==> flow/design.v <==
`timescale 1ps/1ps
module LASER (
	input CLK,
	input RST,
	input [3:0] X,
	input [3:0] Y,
	output reg [3:0] C1X,
	output reg [3:0] C1Y,
	output reg [3:0] C2X,
	output reg [3:0] C2Y,
	output DONE
);
parameter State_Data_Read									= 0,
					State_Calculate_Cover 					= 1,
					State_Next_Circle 							= 2,
					State_Refresh_Max_Cover_Circle	= 3,
					State_Data_Out 									= 4;
reg [2:0] State;
reg [3:0] DATA [39:0][1:0];  
reg [3:0] CNT_X,CNT_Y;
reg [5:0] CNT;
reg [2:0] STEP_CNT;
reg [6:0] ITER;  
reg [8:0] Calculate_REG;
reg [3:0] Distance1,Distance2,Distance3,Distance4;
reg S;
wire [3:0] Set_Circle [1:0];
reg [5:0] Max_Cover,Cover;
reg [3:0] Max_Cover_X,Max_Cover_Y;
reg inC1,inC2;
reg [7:0] sqrd1,sqrd2,sqrd3,sqrd4;
assign Set_Circle[0] = S ? C1X:C2X;
assign Set_Circle[1] = S ? C1Y:C2Y;
assign DONE = State== State_Data_Out ? 1'b1:1'b0;
always@(posedge CLK or posedge RST)begin
	if(RST)begin
		State <= State_Data_Read;	
		S<=0;
		{CNT_Y,CNT_X} <= 0;
		CNT <= 0;
		STEP_CNT <= 0;
		ITER <= 0;
		{Cover,Max_Cover} <= 0;
		{C1X,C1Y,C2X,C2Y} <= 0;
		{Max_Cover_Y,Max_Cover_X} <= 0; 
	end
	else begin
		case(State)
			State_Data_Read								:begin
				if(CNT>=39) begin
					State <= State_Calculate_Cover;
					CNT <= 0;
				end
				else CNT <= CNT+1;
				DATA[CNT][0] <= X;
				DATA[CNT][1] <= Y;
			end
			State_Calculate_Cover 				:begin  
				if(CNT>=39)begin
					State <= State_Next_Circle;
					CNT <= 0;
				end
				else begin
					CNT <= CNT+1;
				end
				if(inC1||inC2)begin
					Cover <= Cover+1;
				end
			end
			State_Next_Circle 						:begin  
				if(Cover>=Max_Cover)begin
					Max_Cover <= Cover;
					Max_Cover_Y <= CNT_Y;
					Max_Cover_X <= CNT_X;
				end
				if(Cover<=3)begin
					if(CNT_Y==15 && (CNT_X+10)>15)begin
						State <= State_Refresh_Max_Cover_Circle;
						CNT_Y <= 0;
						CNT_X <= 0;
					end
					else if((CNT_X+10)>15)begin
						CNT_Y <= CNT_Y+1;
						CNT_X <= 0;
						State <= State_Calculate_Cover;
					end
					else begin
						CNT_X <= CNT_X+10;
						State <= State_Calculate_Cover;
					end
				end
				else if(Cover<=10)begin
					if(CNT_Y==15 && (CNT_X+7)>15)begin
						State <= State_Refresh_Max_Cover_Circle;
						CNT_Y <= 0;
						CNT_X <= 0;
					end
					else if((CNT_X+7)>15)begin
						CNT_Y <= CNT_Y+1;
						CNT_X <= 0;
						State <= State_Calculate_Cover;
					end
					else begin
						CNT_X <= CNT_X+7;
						State <= State_Calculate_Cover;
					end
				end
				else if(Cover<=20)begin
					if(CNT_Y==15 && (CNT_X+3)>15)begin
						State <= State_Refresh_Max_Cover_Circle;
						CNT_Y <= 0;
						CNT_X <= 0;
					end
					else if((CNT_X+3)>15)begin
						CNT_Y <= CNT_Y+1;
						CNT_X <= 0;
						State <= State_Calculate_Cover;
					end
					else begin
						CNT_X <= CNT_X+3;
						State <= State_Calculate_Cover;
					end
				end
				else begin
					{CNT_Y,CNT_X}<= &{CNT_Y,CNT_X} ? 0:{CNT_Y,CNT_X}+1 ;
					State <= &{CNT_Y,CNT_X} ? State_Refresh_Max_Cover_Circle : State_Calculate_Cover;
				end
				Cover<=0;
			end
			State_Refresh_Max_Cover_Circle 	:begin 
				if(  (S&&{Max_Cover_Y,Max_Cover_X}=={C2Y,C2X}) ||
				 			(~S&&{Max_Cover_Y,Max_Cover_X}=={C1Y,C1X}) || (&ITER) ) State <= State_Data_Out;
				else begin 
					if(S) {C2Y,C2X} <= {Max_Cover_Y,Max_Cover_X};
					else {C1Y,C1X} <= {Max_Cover_Y,Max_Cover_X};
					State <= State_Calculate_Cover ; 
				end
				{CNT_Y,CNT_X} <= 0;
				CNT <= 0;
				STEP_CNT <= 0;
				ITER <= ITER+1;
				Cover<=0;
				S <= ~S;
			end
			State_Data_Out 								:begin 
				State <= State_Data_Read;	
				{CNT_Y,CNT_X} <= 0;
				S <= 0;
				CNT <= 0;
				STEP_CNT <= 0;
				ITER <= 0;
				{Cover,Max_Cover} <= 0;
				{C1X,C1Y,C2X,C2Y} <= 0;
				{Max_Cover_Y,Max_Cover_X} <= 0; 
			end
		endcase
	end
end
always@(*)begin
	if(State==State_Calculate_Cover)begin
		Distance1 = (CNT_X>DATA[CNT][0]) ? (CNT_X-DATA[CNT][0]):(DATA[CNT][0]-CNT_X);
		Distance2 = (CNT_Y>DATA[CNT][1]) ? (CNT_Y-DATA[CNT][1]):(DATA[CNT][1]-CNT_Y);	
		sqrd1 = Distance1*Distance1;
		sqrd2 = Distance2*Distance2;
		if( (sqrd1+sqrd2)<=16) inC1 = 1;
		else inC1 = 0;
		Distance3 = (Set_Circle[0]>DATA[CNT][0]) ? (Set_Circle[0]-DATA[CNT][0]):(DATA[CNT][0]-Set_Circle[0]);
		Distance4 = (Set_Circle[1]>DATA[CNT][1]) ? (Set_Circle[1]-DATA[CNT][1]):(DATA[CNT][1]-Set_Circle[1]);
		sqrd4 = Distance3*Distance3;
    sqrd3 = Distance4*Distance4;
		if( (sqrd3+sqrd4)<=16) inC2 = 1;
		else inC2 = 0;
	end
	else {Distance1,Distance2,inC1,inC2} = 0;
end
endmodule
======== From RTL to reports: LASER ========
Tool output for the design above, in the order of the flow.
Line numbers count from 1 in the design file above.
The mark -- stands for no value.
inputs
  top ..................................... LASER
  clock ................................... CLK
  cell library ............................ sky130hd
  timing corner ........................... tt_025C_1v80

======== Word level ========
Yosys after proc, flatten, opt, wreduce and memory -nomap, before mapping. Print and check cells are not counted.
bit counts
  bits in registers ....................... 381
  output and inout port bits .............. 17
cells by class
  $add $sub $neg .......................... 20
  $mul .................................... 4
  $lt $le $gt $ge ......................... 14
  equality and inequality tests ........... 135
  mux-type cells .......................... 189
  bitwise logic cells ..................... 2
  reduce/logical cells .................... 148
operators by type and width
  kind                                                            number
  4-bit two-way mux                                               154
  4-bit parallel mux with 79-bit select                           1
  3-bit AND reduction                                             83
  7-bit by 6-bit equality test with 1-bit output with constant B  32
  4-bit parallel mux with 39-bit select                           1
  4-bit by 4-bit multiplier with 8-bit output                     4
  7-bit by 5-bit equality test with 1-bit output with constant B  16
  7-bit equality test with constant B                             16
  32-bit by 4-bit > comparator with 1-bit output with constant B  3
  6-bit by 5-bit equality test with 1-bit output with constant B  16
  2-bit nonzero test                                              44
  4-bit parallel mux with 2-bit select                            8
  7-bit by 4-bit equality test with 1-bit output with constant B  8
  6-bit by 4-bit equality test with 1-bit output with constant B  8
  6-bit equality test with constant B                             8
  6-bit parallel mux with 2-bit select                            3
  4-bit subtractor                                                8
  7-bit by 3-bit equality test with 1-bit output with constant B  4
  6-bit by 3-bit equality test with 1-bit output with constant B  4
  8-bit by 8-bit adder with 9-bit output                          2
  9-bit by 5-bit <= comparator with 1-bit output with constant B  2
  6-bit two-way mux                                               3
  4-bit > comparator                                              4
  8-bit equality test                                             2
  3-bit parallel mux with 5-bit select                            1
  2-bit != test with constant B                                   7
  7-bit by 1-bit adder with 7-bit output with constant B          2
  7-bit by 2-bit equality test with 1-bit output with constant B  2
Other operator kinds: 41; their cells: 66.

======== Depth ========
Depth = most cells in a row (Yosys ltp): at word level without a register or memory, in the mapped netlist without a sequential cell, where the memories' decode and read muxes count.
depth
  depth after elaboration ................. 14
  ABC_AREA ................................ 0
  depth in mapped cells ................... 39

======== After synthesis ========
The flow's flattened synthesis, as Yosys stat reports it; memories are mapped. The netlist is that of the ABC_AREA named above (0 if unset); the other value can give another one.
The area totals of this step are shown rounded.
synthesis totals
  cell count .............................. 1703
  chip area (Yosys) ....................... 20500 µm²
  sequential area ......................... 11200 µm²
  flip-flop cells ......................... 383
  buffers ................................. 115
cell types
  cell                       number
  sky130_fd_sc_hd__edfxtp_1  320
  sky130_fd_sc_hd__mux2_2    160
  sky130_fd_sc_hd__dfrtp_1   62
  sky130_fd_sc_hd__ha_1      85
  sky130_fd_sc_hd__a22oi_1   138
  sky130_fd_sc_hd__fa_1      30
  sky130_fd_sc_hd__nand2_1   142
  sky130_fd_sc_hd__clkbuf_1  108
  sky130_fd_sc_hd__inv_1     93
  sky130_fd_sc_hd__nor2_1    84
  sky130_fd_sc_hd__and3_1    50
  sky130_fd_sc_hd__nor3_1    53
  sky130_fd_sc_hd__mux2i_1   26
  sky130_fd_sc_hd__nand4_1   34
  sky130_fd_sc_hd__xnor2_1   22
  sky130_fd_sc_hd__o21ai_0   38
  sky130_fd_sc_hd__nand3_1   33
  sky130_fd_sc_hd__a21oi_1   30
Not listed: further types 42, cells in them 195.

======== Timing after synthesis ========
OpenSTA on the mapped netlist: ideal clock, no wires. The path of least setup slack (recovery checks aside). Input and output delay are each 20% of the period. Register names are those of the netlist, which keeps one name where synthesis merged equal registers.
path after synthesis
  kind .................................... register -> register
  start ................................... reg CNT[3]
  end ..................................... reg Cover[2]
  period .................................. 9000 ps
  library setup time ...................... 122 ps
  launch time at the first pin ............ 0 ps
  arrival ................................. 8898 ps
  required time ........................... 8878 ps
  setup slack ............................. -20 ps
  delay of the path ....................... 9020 ps
  driving pins on the path ................ 34
  path buffers ............................ 3
  period reached after synthesis .......... 9020 ps
"delay of the path" is the arrival time less input delay plus setup time.
"driving pins on the path": output pins that drive a net of the path, with the launching flip-flop's if there is one; two outputs of one cell count as two.
"period reached after synthesis" is the clock period less the worst setup slack; recovery checks do not enter. This is arithmetic on one report: input and output delays are still those of the set period (20% each).
The rows between start and end are the longest chain of elaborated cells between them; the timing report does not say that the signal goes this way. Where chains are equally long, one stands for them.
Each line given opens the expression or statement behind the cell; cells for indexed reads and writes are added by Yosys, which also makes memories of some case tables.
A register here has more assigning lines than the two given.
between the ends, after synthesis
  cell sequence ........................... sky130_fd_sc_hd__dfrtp_1 sky130_fd_sc_hd__clkbuf_1 sky130_fd_sc_hd__clkbuf_1 sky130_fd_sc_hd__inv_1 sky130_fd_sc_hd__ha_1 sky130_fd_sc_hd__xnor2_1 sky130_fd_sc_hd__buf_2 sky130_fd_sc_hd__nor2_1 sky130_fd_sc_hd__a311oi_1 sky130_fd_sc_hd__nand3_1 sky130_fd_sc_hd__nor4_4 sky130_fd_sc_hd__mux2_2 sky130_fd_sc_hd__ha_1 sky130_fd_sc_hd__fa_1 sky130_fd_sc_hd__inv_1 sky130_fd_sc_hd__a21o_1 sky130_fd_sc_hd__a21oi_1 sky130_fd_sc_hd__a41oi_1 sky130_fd_sc_hd__mux2i_1 sky130_fd_sc_hd__xnor2_1 sky130_fd_sc_hd__or2_2 sky130_fd_sc_hd__fa_1 sky130_fd_sc_hd__fa_1 sky130_fd_sc_hd__fa_1 sky130_fd_sc_hd__inv_1 sky130_fd_sc_hd__fa_1 sky130_fd_sc_hd__ha_1 sky130_fd_sc_hd__inv_1 sky130_fd_sc_hd__fa_1 sky130_fd_sc_hd__a31oi_1 sky130_fd_sc_hd__a221oi_1 sky130_fd_sc_hd__a32oi_1 sky130_fd_sc_hd__mux2_2 sky130_fd_sc_hd__a32o_1
  cells in the longest elaborated chain ... 14
ends and longest elaborated chain, after synthesis
  what                                            RTL line  RTL
  start: declaration                              21        reg [5:0] CNT;
  start: assignment                               54        else CNT <= CNT+1;
  start: assignment                               64        CNT <= CNT+1;
  6-bit subtractor                                161       Distance1 = (CNT_X>DATA[CNT][0]) ? (CNT_X-DATA[CNT][0]):(DATA[CNT][0]-CNT_X);
  7-bit by 1-bit adder with 7-bit output          161
  7-bit equality test                             161
  4-bit parallel mux with 79-bit select           161
  4-bit subtractor                                161
  4-bit two-way mux                               161
  4-bit by 4-bit multiplier with 8-bit output     163       sqrd1 = Distance1*Distance1;
  8-bit by 8-bit adder with 9-bit output          165       if( (sqrd1+sqrd2)<=16) inC1 = 1;
  9-bit by 5-bit <= comparator with 1-bit output  165
  1-bit two-way mux                               165
  1-bit two-way mux                               160       if(State==State_Calculate_Cover)begin
  1-bit logical OR                                66        if(inC1||inC2)begin
  6-bit two-way mux                               66
  6-bit parallel mux with 2-bit select            48        case(State)
  end: assignment                                 67        Cover <= Cover+1;
  end: assignment                                 128       Cover<=0;
  end: declaration                                28        reg [5:0] Max_Cover,Cover;

======== Timing after layout ========
From the final timing report of record 1: the path of least setup slack in the routed layout; clock arrival at registers is part of the times.
The report prints the path's times to 10 ps; the period is as set.
path after layout
  kind .................................... register -> register
  start ................................... reg CNT[3]
  end ..................................... reg Cover[2]
  period .................................. 14300 ps
  library setup time ...................... 110 ps
  launch time at the first pin ............ 600 ps
  arrival ................................. 11350 ps
  required time ........................... 14780 ps
  setup slack ............................. 3430 ps
  driving pins on the path ................ 34
  path buffers ............................ 2
The rows between start and end are the longest chain of elaborated cells between them; the timing report does not say that the signal goes this way. Where chains are equally long, one stands for them.
A register here has more assigning lines than the two given.
between the ends, after layout
  cell sequence ........................... sky130_fd_sc_hd__dfrtp_1 sky130_fd_sc_hd__inv_1 sky130_fd_sc_hd__ha_1 sky130_fd_sc_hd__xor2_4 sky130_fd_sc_hd__buf_4 sky130_fd_sc_hd__nor3_2 sky130_fd_sc_hd__buf_4 sky130_fd_sc_hd__nor4_1 sky130_fd_sc_hd__nand2_1 sky130_fd_sc_hd__nor4_4 sky130_fd_sc_hd__nand2_4 sky130_fd_sc_hd__mux2_2 sky130_fd_sc_hd__ha_1 sky130_fd_sc_hd__fa_1 sky130_fd_sc_hd__inv_1 sky130_fd_sc_hd__a21o_1 sky130_fd_sc_hd__a21oi_1 sky130_fd_sc_hd__a41oi_1 sky130_fd_sc_hd__mux2i_1 sky130_fd_sc_hd__xnor2_1 sky130_fd_sc_hd__or2_2 sky130_fd_sc_hd__fa_1 sky130_fd_sc_hd__fa_1 sky130_fd_sc_hd__fa_1 sky130_fd_sc_hd__inv_1 sky130_fd_sc_hd__fa_1 sky130_fd_sc_hd__ha_1 sky130_fd_sc_hd__inv_1 sky130_fd_sc_hd__fa_1 sky130_fd_sc_hd__a31oi_1 sky130_fd_sc_hd__a221oi_1 sky130_fd_sc_hd__a32oi_1 sky130_fd_sc_hd__mux2_2 sky130_fd_sc_hd__a32o_1
  cells in the longest elaborated chain ... 14
ends and longest elaborated chain, after layout
  what                                            RTL line  RTL
  start: declaration                              21        reg [5:0] CNT;
  start: assignment                               54        else CNT <= CNT+1;
  start: assignment                               64        CNT <= CNT+1;
  6-bit subtractor                                161       Distance1 = (CNT_X>DATA[CNT][0]) ? (CNT_X-DATA[CNT][0]):(DATA[CNT][0]-CNT_X);
  7-bit by 1-bit adder with 7-bit output          161
  7-bit equality test                             161
  4-bit parallel mux with 79-bit select           161
  4-bit subtractor                                161
  4-bit two-way mux                               161
  4-bit by 4-bit multiplier with 8-bit output     163       sqrd1 = Distance1*Distance1;
  8-bit by 8-bit adder with 9-bit output          165       if( (sqrd1+sqrd2)<=16) inC1 = 1;
  9-bit by 5-bit <= comparator with 1-bit output  165
  1-bit two-way mux                               165
  1-bit two-way mux                               160       if(State==State_Calculate_Cover)begin
  1-bit logical OR                                66        if(inC1||inC2)begin
  6-bit two-way mux                               66
  6-bit parallel mux with 2-bit select            48        case(State)
  end: assignment                                 67        Cover <= Cover+1;
  end: assignment                                 128       Cover<=0;
  end: declaration                                28        reg [5:0] Max_Cover,Cover;

Data sheet: physical implementation of LASER

Settings and measured results of 2 stored flow runs for module LASER (sky130hd), not sorted in any way. The constraints put input and output delay at 20% of the set period each and load the outputs with 0.01 pF.
Measured values are rounded.

======== record 1 ========
==> flow/run.sh <==
#!/bin/bash
# the make line also repeats the synthesis and layout settings of config.mk as NAME=value (left out here)
make -C /OpenROAD-flow-scripts/flow DESIGN_CONFIG=/design/flow/config.mk WORK_HOME=/design/flow/orfs CLKGATE_MAP_FILE= finish
==> flow/config.mk <==
export PLATFORM = sky130hd
export DESIGN_NAME = LASER
export DESIGN_NICKNAME = LASER
export VERILOG_FILES = /design/flow/design.v
export SDC_FILE = /design/flow/constraint.sdc
export NUM_CORES = 4
export LEC_CHECK = 0
export ABC_AREA = 0
export CAP_MARGIN = 20
export CELL_PAD_IN_SITES_DETAIL_PLACEMENT = 0
export CORE_MARGIN = 10
export CORE_UTILIZATION = 28
export CTS_CLUSTER_SIZE = 40
export MAX_ROUTING_LAYER = met5
export PLACE_DENSITY_LB_ADDON = 0.07
export SETUP_SLACK_MARGIN = -0.52
export SLEW_MARGIN = 20
==> flow/constraint.sdc <==
create_clock -name core_clock -period 14.3 [get_ports {CLK}]
set_input_delay 2.8600 -clock core_clock [delete_from_list [all_inputs] [get_ports {CLK}]]
set_output_delay 2.8600 -clock core_clock [all_outputs]
set_load 0.01 [all_outputs]

-------- measured, record 1 --------
  netlist area reported by Yosys .......... 20500 µm²
  area of the die ......................... 84500 µm²
  utilization after layout ................ 0.323
  lowest setup slack ...................... 3430 ps
  setup TNS ............................... 0 ps

======== record 2 ========
==> flow/run.sh <==
#!/bin/bash
# the make line also repeats the synthesis and layout settings of config.mk as NAME=value (left out here)
make -C /OpenROAD-flow-scripts/flow DESIGN_CONFIG=/design/flow/config.mk WORK_HOME=/design/flow/orfs CLKGATE_MAP_FILE= finish
==> flow/config.mk <==
export PLATFORM = sky130hd
export DESIGN_NAME = LASER
export DESIGN_NICKNAME = LASER
export VERILOG_FILES = /design/flow/design.v
export SDC_FILE = /design/flow/constraint.sdc
export NUM_CORES = 4
export LEC_CHECK = 0
export CAP_MARGIN = 20
export CORE_MARGIN = 2
export CORE_UTILIZATION = 59
export SLEW_MARGIN = 20
==> flow/constraint.sdc <==
create_clock -name core_clock -period 8.78 [get_ports {CLK}]
set_input_delay 1.7560 -clock core_clock [delete_from_list [all_inputs] [get_ports {CLK}]]
set_output_delay 1.7560 -clock core_clock [all_outputs]
set_load 0.01 [all_outputs]

-------- measured, record 2 --------
  netlist area reported by Yosys .......... 20500 µm²
  area of the die ......................... 36300 µm²
  utilization after layout ................ 0.693
  lowest setup slack ...................... 318 ps
  setup TNS ............................... 0 ps
